==> flow/design.v <==
module FA_Structural(a,b,cin,sum,cout);
	input a,b,cin;
    output sum,cout;
    wire x,y,z;
    xor(x,a,b);
    xor(sum,x,cin);
    and(y,cin,x);
    and(z,a,b);
    or(cout,y,z);
endmodule
module RPA(a,b,cin,sum,cout);
	input [63:0] a,b;
    input cin;
    output wire [63:0] sum;
    output wire cout;
	wire c0,c1,c2,c3,c4,c5,c6,c7,c8,c9,c10,c11,c12,c13,c14,c15,c16,c17,c18,c19,c20,c21,c22,c23,c24,c25,c26,c27,c28,c29,c30,c31,c32,c33,c34,c35,c36,c37,c38,c39,c40,c41,c42,c43,c44,c45,c46,c47,c48,c49,c50,c51,c52,c53,c54,c55,c56,c57,c58,c59,c60,c61,c62;
	FA_Structural fa1(a[0],b[0],cin,sum[0],c0);
	FA_Structural fa2(a[1],b[1],c0,sum[1],c1);
	FA_Structural fa3(a[2],b[2],c1,sum[2],c2);
	FA_Structural fa4(a[3],b[3],c2,sum[3],c3);
    FA_Structural fa5(a[4],b[4],c3,sum[4],c4);
    FA_Structural fa6(a[5],b[5],c4,sum[5],c5);
    FA_Structural fa7(a[6],b[6],c5,sum[6],c6);
    FA_Structural fa8(a[7],b[7],c6,sum[7],c7);
    FA_Structural fa9(a[8],b[8],c7,sum[8],c8);
    FA_Structural fa10(a[9],b[9],c8,sum[9],c9);
    FA_Structural fa11(a[10],b[10],c9,sum[10],c10);
    FA_Structural fa12(a[11],b[11],c10,sum[11],c11);
    FA_Structural fa13(a[12],b[12],c11,sum[12],c12);
    FA_Structural fa14(a[13],b[13],c12,sum[13],c13);
    FA_Structural fa15(a[14],b[14],c13,sum[14],c14);
    FA_Structural fa16(a[15],b[15],c14,sum[15],c15);
    FA_Structural fa17(a[16],b[16],c15,sum[16],c16);
    FA_Structural fa18(a[17],b[17],c16,sum[17],c17);
    FA_Structural fa19(a[18],b[18],c17,sum[18],c18);
    FA_Structural fa20(a[19],b[19],c18,sum[19],c19);
    FA_Structural fa21(a[20],b[20],c19,sum[20],c20);
    FA_Structural fa22(a[21],b[21],c20,sum[21],c21);
    FA_Structural fa23(a[22],b[22],c21,sum[22],c22);
    FA_Structural fa24(a[23],b[23],c22,sum[23],c23);
    FA_Structural fa25(a[24],b[24],c23,sum[24],c24);
    FA_Structural fa26(a[25],b[25],c24,sum[25],c25);
    FA_Structural fa27(a[26],b[26],c25,sum[26],c26);
    FA_Structural fa28(a[27],b[27],c26,sum[27],c27);
    FA_Structural fa29(a[28],b[28],c27,sum[28],c28);
    FA_Structural fa30(a[29],b[29],c28,sum[29],c29);
    FA_Structural fa31(a[30],b[30],c29,sum[30],c30);
    FA_Structural fa32(a[31],b[31],c30,sum[31],c31);
    FA_Structural fa33(a[32],b[32],c31,sum[32],c32);
    FA_Structural fa34(a[33],b[33],c32,sum[33],c33);
    FA_Structural fa35(a[34],b[34],c33,sum[34],c34);
    FA_Structural fa36(a[35],b[35],c34,sum[35],c35);
    FA_Structural fa37(a[36],b[36],c35,sum[36],c36);	
    FA_Structural fa38(a[37],b[37],c36,sum[37],c37);
    FA_Structural fa39(a[38],b[38],c37,sum[38],c38);
    FA_Structural fa40(a[39],b[39],c38,sum[39],c39);
    FA_Structural fa41(a[40],b[40],c39,sum[40],c40);
    FA_Structural fa42(a[41],b[41],c40,sum[41],c41);
    FA_Structural fa43(a[42],b[42],c41,sum[42],c42);
    FA_Structural fa44(a[43],b[43],c42,sum[43],c43);
    FA_Structural fa45(a[44],b[44],c43,sum[44],c44);
    FA_Structural fa46(a[45],b[45],c44,sum[45],c45);
    FA_Structural fa47(a[46],b[46],c45,sum[46],c46);
    FA_Structural fa48(a[47],b[47],c46,sum[47],c47);
    FA_Structural fa49(a[48],b[48],c47,sum[48],c48);
    FA_Structural fa50(a[49],b[49],c48,sum[49],c49);
    FA_Structural fa51(a[50],b[50],c49,sum[50],c50);
    FA_Structural fa52(a[51],b[51],c50,sum[51],c51);
    FA_Structural fa53(a[52],b[52],c51,sum[52],c52);
    FA_Structural fa54(a[53],b[53],c52,sum[53],c53);
    FA_Structural fa55(a[54],b[54],c53,sum[54],c54);
    FA_Structural fa56(a[55],b[55],c54,sum[55],c55);
    FA_Structural fa57(a[56],b[56],c55,sum[56],c56);
    FA_Structural fa58(a[57],b[57],c56,sum[57],c57);
    FA_Structural fa59(a[58],b[58],c57,sum[58],c58);
    FA_Structural fa60(a[59],b[59],c58,sum[59],c59);
    FA_Structural fa61(a[60],b[60],c59,sum[60],c60);
    FA_Structural fa62(a[61],b[61],c60,sum[61],c61);
    FA_Structural fa63(a[62],b[62],c61,sum[62],c62);
    FA_Structural fa64(a[63],b[63],c62,sum[63],cout);
endmodule
module swap(input [63:0]in1, input [63:0]in2, output reg [63:0]out1, output reg [63:0]out2);
    always @(in1 or in2)
    begin
        if(in2[62:0]>in1[62:0])
        begin
            out2 = in1;
            out1 = in2;
        end
        else
        begin
            out1 = in1;
            out2 = in2;
        end
    end
endmodule
module shifter(input [63:0]A, input [10:0]shift, output [63:0]B);
    assign B = A>>shift;
endmodule
module split(input [63:0]A, output sign, output [10:0]exp, output [51:0]man);
    assign sign = A[63];
    assign exp  = A[62:52];
    assign man  = A[51:0];
endmodule
module dfa(input [63:0] I1, input [63:0] I2, output reg [63:0] Final_exp);
    wire[63:0] A,B;
    swap SW(I1,I2,A,B); 
    wire S1,S2;        
    wire [10:0] E1,E2; 
    wire [51:0] M1,M2; 
    split SP1(A,S1,E1,M1); 
    split SP2(B,S2,E2,M2); 
    wire [10:0]Expdiff; 
    assign Expdiff = E1-E2;
    wire [63:0] T1,T2,T3;  
    assign T1= {|E1,M1};   
    assign T2= {|E2,M2};   
    shifter BS(T2,Expdiff,T3); 
    wire [63:0]T4;
    assign T4 = {64{S1^S2}}^T3; 
    wire [63:0]Sum;
    wire Carry;
    RPA C1(T1,T4,S1^S2,Sum,Carry); 
    reg [51:0] M3,tmp; 
    reg [10:0] E3;
    integer i, j;
    reg found;
    always @(*)
    begin
        i=53;
        j=0;
        found=1'b0;
        tmp=Sum[51:0];
        if(Sum[53]==1)
        begin 
            M3=Sum[52:1];
            E3 = E1 + 1'b1;
        end
        else if(Sum[52]==0)
        begin
            for(j=1;j<=52;j=j+1)
            begin
                if(!found && Sum[52-j]==1'b1)
                begin
                    i=j;
                    found=1'b1;
                end
            end
            E3=E1-i;
            tmp=Sum[51:0];
            M3=tmp<<i;
        end
        else
        begin
            M3=Sum[51:0];
            E3=E1;
        end
    end
    always@(*) begin
        if(&E1 == 1'b1 || &E2 == 1'b1) begin
            Final_exp = 64'b0_11111111111_1111111111111111111111111111111111111111111111111111;	
        end
        else if((|E1== 1'b0) && (|M1[51:0]== 1'b0)) begin
            Final_exp = {S2,E2,M2[51:0]};
        end
        else if((|E2== 1'b0) && (|M2[51:0]== 1'b0)) begin
            Final_exp = {S1,E1,M1[51:0]};
        end
        else if(Sum[63:0] == 63'b0) begin
            Final_exp=64'b0;
        end
        else begin
            Final_exp = {S1,{11{|Sum}} & E3,M3};
        end
    end
endmodule
module fp64_add(input clk, input [63:0] a, input [63:0] b, output reg [63:0] s);
    reg  [63:0] a_q, b_q;
    wire [63:0] sum;
    dfa u_dfa(.I1(a_q), .I2(b_q), .Final_exp(sum));
    always @(posedge clk) begin
        a_q <= a;
        b_q <= b;
        s   <= sum;
    end
endmodule
== Reports on fp64_add ==
Tool output for the design above, in the order of the flow.
Line numbers count from 1 in the design file above.
Operators carry their Yosys type and port widths (W data, S select, Z words).
Cell names lack the library's common part.
Not given: -
Set-up
  top: fp64_add
  clock: clk
  standard-cell library: sky130hd
  library corner: tt_025C_1v80

== Elaborated design ==
Source: Yosys, flattened and elaborated, memories not mapped. Widths are those after wreduce; folded enables and synchronous resets count as part of the registers. Registers that Yosys merges into a memory's read port (data or address) are not register bits. Print and check cells do not count. Equal cells are merged and count once.
Bit counts
  cells after elaboration: 631
  register bits after elaboration: 192
  input bits: 129
  output and inout bits: 64
Cells by class
  reduce/logical cells: 113
  order comparisons: 1
  add/subtract/negate cells: 3
  bitwise logic cells: 293
  multiplexer cells: 216
  shifts and indexed selects: 2
Operators with widths (number)
  $mux W32: 53
  $mux W64: 5
  $mux W1: 153
  $xor A1 B1 Y1: 118
  $and A1 B1 Y1: 116
  $reduce_or A52 Y1: 2
  $mux W52: 2
  $shr A53 B11 Y64: 1
  $xor A64 B64 Y64: 1
  $logic_not A64 Y1: 1
  $reduce_or A64 Y1: 1
  $gt A63 B63 Y1: 1
  $or A1 B1 Y1: 53
  $logic_and A1 B1 Y1: 53
  $shl A52 B32 Y52: 1
  $logic_not A1 Y1: 51
  $sub A11 B11 Y11: 2
  $reduce_and A11 Y1: 2
  $reduce_or A11 Y1: 2
  $mux W11: 2
  $add A11 B1 Y11 const B: 1
  $and A11 B11 Y11: 1
  $mux W6: 1
  $not A1 Y1: 4
  $logic_or A1 B1 Y1: 1

== Depth ==
Yosys ltp: most cells in a row. Word level: on the elaborated netlist, between registers, memories and ports. Mapped: between sequential cells and ports; inverters and the memories' decode and read muxes count.
Logic depth
  depth after elaboration: 376
  ABC_AREA: 0
  mapped depth: 116
  gate-level depth less buffers: 100

== Netlist ==
Source: synth_stat.txt of the flow (Yosys; design flattened, memories mapped). It holds for the ABC_AREA given above (unset counts as 0); a run with the other value may have another netlist.
Cell types
  dfxtp_1: number 192, area in all 3.84E+03 um^2
  mux2i_1: number 129, area in all 1.29E+03 um^2
  nand2_1: number 341, area in all 1.28E+03 um^2
  a21oi_1: number 254, area in all 1.27E+03 um^2
  fa_1: number 53, area in all 1.06E+03 um^2
  nor2_1: number 264, area in all 990.95 um^2
  ha_1: number 73, area in all 913.376 um^2
  o21ai_0: number 173, area in all 865.83 um^2
  mux4_2: number 31, area in all 698.17 um^2
  xnor2_1: number 67, area in all 586.813 um^2
  inv_1: number 143, area in all 536.765 um^2
  clkbuf_1: number 137, area in all 514.243 um^2
  a221oi_1: number 54, area in all 472.954 um^2
  o211ai_1: number 52, area in all 390.374 um^2
  nor4_1: number 57, area in all 356.592 um^2
  nand3_1: number 62, area in all 310.298 um^2
  nand4_1: number 46, area in all 287.776 um^2
  a211oi_1: number 34, area in all 255.245 um^2
Other cell types: 80; their cells: 557.
Mapped netlist
  buffer cells: 196
  cells in the netlist: 2719
  synthesis area: 20165.6 um^2
  sequential part of the area: 3843.7 um^2
  flip-flops: 192
By module: a second synthesis without flattening, with its own total; a netlist apart from the flattened one above.
Second synthesis, totals
  cell total of the unflattened synthesis: 2727
  area total of the unflattened synthesis: 23953.0 um^2
Rows give one instance, submodules left out.
Modules
  dfa: times used 1, seq. area 0.0 um^2, cells 1421, area 8777.2 um^2
  shifter: times used 1, seq. area 0.0 um^2, cells 553, area 5270.1 um^2
  fp64_add: times used 1, seq. area 3843.7 um^2, cells 192, area 3843.7 um^2
  swap: times used 1, seq. area 0.0 um^2, cells 369, area 3819.9 um^2
  FA_Structural: times used 64, seq. area 0.0 um^2, cells 1, area 20.0 um^2
  split: times used 2, seq. area 0.0 um^2, cells 64, area 480.5 um^2
  RPA: times used 1, seq. area 0.0 um^2, cells 0, area 0.0 um^2

== Worst setup path after synthesis ==
Path of least setup slack by OpenSTA after synthesis, without wires, with an ideal clock, recovery checks aside; 20% of the period is set as input and as output delay. Where synthesis merged equal registers, the netlist keeps one of their names.
Timing post-synthesis
  path kind: register to register
  start point: register a_q[55]
  end point: register s[61]
  setup time: 0.141 ns
  arrival time: 32.229 ns
  stages on the path: 110
  buffers on the path: 19
  delay of the path: 32.370 ns
  data required time: 29.859 ns
  clock period: 30.0 ns
  launch time at the first pin: 0.000 ns
  slack: -2.370 ns
  synthesis period reached: 32.37 ns
"delay of the path" is the arrival time less input delay plus setup time.
"stages on the path": output pins that drive a net of the path, with the launching flip-flop's if there is one; two outputs of one cell count as two.
"synthesis period reached" = period - worst setup slack (recovery checks aside). The figure is calculated, with input and output delays left at 20% of the set period.
Between the ends stands the longest chain of elaborated cells between them, by number of cells; it is not shown to be the way that was timed. Of several equally long chains one is given.
A line is the first line of the expression or statement that the cell stems from. Yosys adds cells for indexed reads and writes and turns some case tables into memories.
Between the ends, post-synthesis
  cells stage by stage: dfxtp_1 > clkbuf_1 > inv_1 > ha_1 > clkbuf_1 > nand4_1 > a211oi_1 > o21ai_2 > nand2_4 > buf_6 > buf_6 > clkbuf_1 > buf_1 > buf_1 > clkbuf_1 > clkbuf_1 > clkbuf_1 > clkbuf_1 > [... 74 more ...] > inv_1 > or3_1 > o41ai_1 > inv_2 > clkbuf_1 > clkbuf_1 > ha_1 > a21o_1 > a21o_1 > and2_1 > o21ai_0 > nand2b_1 > a2111oi_0 > and3_1 > o21ai_0 > xor2_1 > nand2_1 > o211ai_1
  length of the longest elaborated chain: 376
  elaborated cells on any way between the ends: 625
  classes of those cells: add/sub: 3; compare: 1; shift: 1; mux: 214; logic: 293; reduce/logical: 113
Ends and longest elaborated chain, post-synthesis
  from (decl): line 178  | reg  [63:0] a_q, b_q;
  from (assign): line 182  | a_q <= a;
  $gt A63 B63 Y1: line 85  | if(in2[62:0]>in1[62:0])
  $mux W64: line 85
  $sub A11 B11 Y11: line 114  | assign Expdiff = E1-E2;
  $shr A53 B11 Y64: line 98  | assign B = A>>shift;
  $xor A64 B64 Y64: line 120  | assign T4 = {64{S1^S2}}^T3;
  $xor A1 B1 Y1: line 5  | xor(x,a,b);
  $and A1 B1 Y1: line 7  | and(y,cin,x);
  [... 362 more ...]
  $sub A11 B11 Y11: line 149  | E3=E1-i;
  $mux W11: line 139  | else if(Sum[52]==0)
  $mux W11: line 134  | if(Sum[53]==1)
  $and A11 B11 Y11: line 173  | Final_exp = {S1,{11{|Sum}} & E3,M3};
  $mux W64: line 169  | else if(Sum[63:0] == 63'b0) begin
  $mux W64: line 166  | else if((|E2== 1'b0) && (|M2[51:0]== 1'b0)) begin
  $mux W64: line 163  | else if((|E1== 1'b0) && (|M1[51:0]== 1'b0)) begin
  to (assign): line 184  | s   <= sum;
  to (decl): line 177  | module fp64_add(input clk, input [63:0] a, input [63:0] b, output reg [63:0] s);

== Timing after layout ==
Path of least setup slack in the final report of run 1 (OpenROAD, finished layout, wires in). Where an end is a register, its clock arrival counts in the times.
Timing after layout
  path kind: register to register
  start point: register a_q[29]
  end point: register s[40]
  arrival time: 27.79 ns
  launch time at the first pin: 0.50 ns
  buffers on the path: 12
  stages on the path: 99
  clock period: 16.6 ns
  data required time: 17.00 ns
  setup time: 0.11 ns
  slack: -10.79 ns
Between the ends stands the longest chain of elaborated cells between them, by number of cells; it is not shown to be the way that was timed. Of several equally long chains one is given.
Between the ends, after layout
  cells stage by stage: dfxtp_1 > inv_1 > ha_1 > nand4_1 > nor4_4 > buf_4 > o41a_1 > buf_6 > o311ai_4 > nand2_4 > nand2_2 > nor2_2 > a21oi_2 > ha_2 > buf_6 > or4_4 > a211oi_4 > nor4_2 > [... 63 more ...] > nand4_1 > nor2_1 > o21ai_2 > and2_4 > buf_4 > buf_6 > buf_12 > buf_12 > a21oi_4 > mux2i_2 > nand2_1 > nand2_2 > a2bb2oi_2 > buf_6 > o211ai_1 > buf_4 > a221oi_4 > a22oi_1
  length of the longest elaborated chain: 375
  elaborated cells on any way between the ends: 622
  classes of those cells: add/sub: 1; compare: 1; shift: 2; mux: 214; logic: 292; reduce/logical: 112
Ends and longest elaborated chain, after layout
  from (decl): line 178  | reg  [63:0] a_q, b_q;
  from (assign): line 182  | a_q <= a;
  $gt A63 B63 Y1: line 85  | if(in2[62:0]>in1[62:0])
  $mux W64: line 85
  $sub A11 B11 Y11: line 114  | assign Expdiff = E1-E2;
  $shr A53 B11 Y64: line 98  | assign B = A>>shift;
  $xor A64 B64 Y64: line 120  | assign T4 = {64{S1^S2}}^T3;
  $xor A1 B1 Y1: line 5  | xor(x,a,b);
  $and A1 B1 Y1: line 7  | and(y,cin,x);
  [... 361 more ...]
  $mux W32: line 134  | if(Sum[53]==1)
  $shl A52 B32 Y52: line 151  | M3=tmp<<i;
  $mux W52: line 139  | else if(Sum[52]==0)
  $mux W52: line 134
  $mux W64: line 169  | else if(Sum[63:0] == 63'b0) begin
  $mux W64: line 166  | else if((|E2== 1'b0) && (|M2[51:0]== 1'b0)) begin
  $mux W64: line 163  | else if((|E1== 1'b0) && (|M1[51:0]== 1'b0)) begin
  to (assign): line 184  | s   <= sum;
  to (decl): line 177  | module fp64_add(input clk, input [63:0] a, input [63:0] b, output reg [63:0] s);

Wiki page: fp64_add / flow data

Design fp64_add on sky130hd. What follows are 6 stored runs of the flow, each under its own settings; their order means nothing. The constraints put input and output delay at 20% of the set period each and load the outputs with 0.01 pF.
"achieved clock period" is the run's clock period less its worst setup slack. It is reckoned from that one timing run; input and output delays stay at 20% of the period that was set.
"worst setup path time": the worst setup path's part of the clock period (all of it between registers, 20% less for each end at a port) less its slack. A launch clock that arrives late makes it longer, a capture clock that arrives late makes it shorter.
By "power" is meant OpenSTA's value without simulated activity: inputs other than the clock are taken to toggle once in ten clock periods, and the tool carries that through the logic.
[run 1] settings: CORE_MARGIN=10, CTS_CLUSTER_SIZE=79, SETUP_SLACK_MARGIN=3.89, period_ns=16.6, CAP_MARGIN=20, CORE_UTILIZATION=40, SLEW_MARGIN=20
[run 1] result: chip area after synthesis (Yosys) 20165.6 um^2, die area 59794.9 um^2, standard-cell area of the final layout 34380.5 um^2, utilization 0.688, worst setup slack after layout -10.788 ns, total negative slack -650.552 ns, worst hold slack 0.678 ns, power 6711 uW, achieved clock period 27.388 ns, worst setup path time 27.39 ns, worst setup path kind register to register
[run 2] settings: ABC_AREA=1, CORE_ASPECT_RATIO=1.8, CORE_MARGIN=8, CTS_CLUSTER_DIAMETER=40, CTS_CLUSTER_SIZE=16, HOLD_SLACK_MARGIN=0.08, MIN_ROUTING_LAYER=met2, SETUP_SLACK_MARGIN=3.4, period_ns=16.6, CAP_MARGIN=20, CORE_UTILIZATION=40, SLEW_MARGIN=20
[run 2] result: did not finish, routing stopped with GRT-0232
[run 3] settings: CELL_PAD_IN_SITES_GLOBAL_PLACEMENT=2, CORE_ASPECT_RATIO=0.63, CORE_MARGIN=3, CORE_UTILIZATION=41, CTS_CLUSTER_DIAMETER=84, GPL_ROUTABILITY_DRIVEN=1, HOLD_SLACK_MARGIN=0.04, MAX_ROUTING_LAYER=met4, MIN_ROUTING_LAYER=met2, PLACE_DENSITY_LB_ADDON=0.14, SETUP_SLACK_MARGIN=5.0, period_ns=38.5, CAP_MARGIN=20, SLEW_MARGIN=20
[run 3] result: did not finish, routing stopped with GRT-0116
[run 4] settings: CORE_UTILIZATION=25, period_ns=29.7, CAP_MARGIN=20, CORE_MARGIN=2, SLEW_MARGIN=20
[run 4] result: chip area after synthesis (Yosys) 20165.6 um^2, die area 82949.8 um^2, standard-cell area of the final layout 25250.5 um^2, utilization 0.315, worst setup slack after layout 0.804 ns, total negative slack 0.000 ns, worst hold slack 0.641 ns, power 2449 uW, achieved clock period 28.896 ns, worst setup path time 28.90 ns, worst setup path kind register to register
[run 5] settings: CELL_PAD_IN_SITES_DETAIL_PLACEMENT=1, CORE_UTILIZATION=25, CTS_CLUSTER_DIAMETER=104, MIN_ROUTING_LAYER=met2, SLEW_MARGIN=10, TNS_END_PERCENT=50, period_ns=30.0, CAP_MARGIN=20, CORE_MARGIN=2
[run 5] result: chip area after synthesis (Yosys) 20165.6 um^2, die area 82949.8 um^2, standard-cell area of the final layout 26419.1 um^2, utilization 0.33, worst setup slack after layout 0.660 ns, total negative slack 0.000 ns, worst hold slack 0.708 ns, power 2868 uW, achieved clock period 29.340 ns, worst setup path time 29.34 ns, worst setup path kind register to register
[run 6] settings: CORE_MARGIN=10, CTS_CLUSTER_SIZE=79, period_ns=30.0, CAP_MARGIN=20, CORE_UTILIZATION=40, SLEW_MARGIN=20
[run 6] result: chip area after synthesis (Yosys) 20165.6 um^2, die area 59794.9 um^2, standard-cell area of the final layout 24594.8 um^2, utilization 0.492, worst setup slack after layout 0.521 ns, total negative slack 0.000 ns, worst hold slack 0.664 ns, power 2423 uW, achieved clock period 29.479 ns, worst setup path time 29.48 ns, worst setup path kind register to register
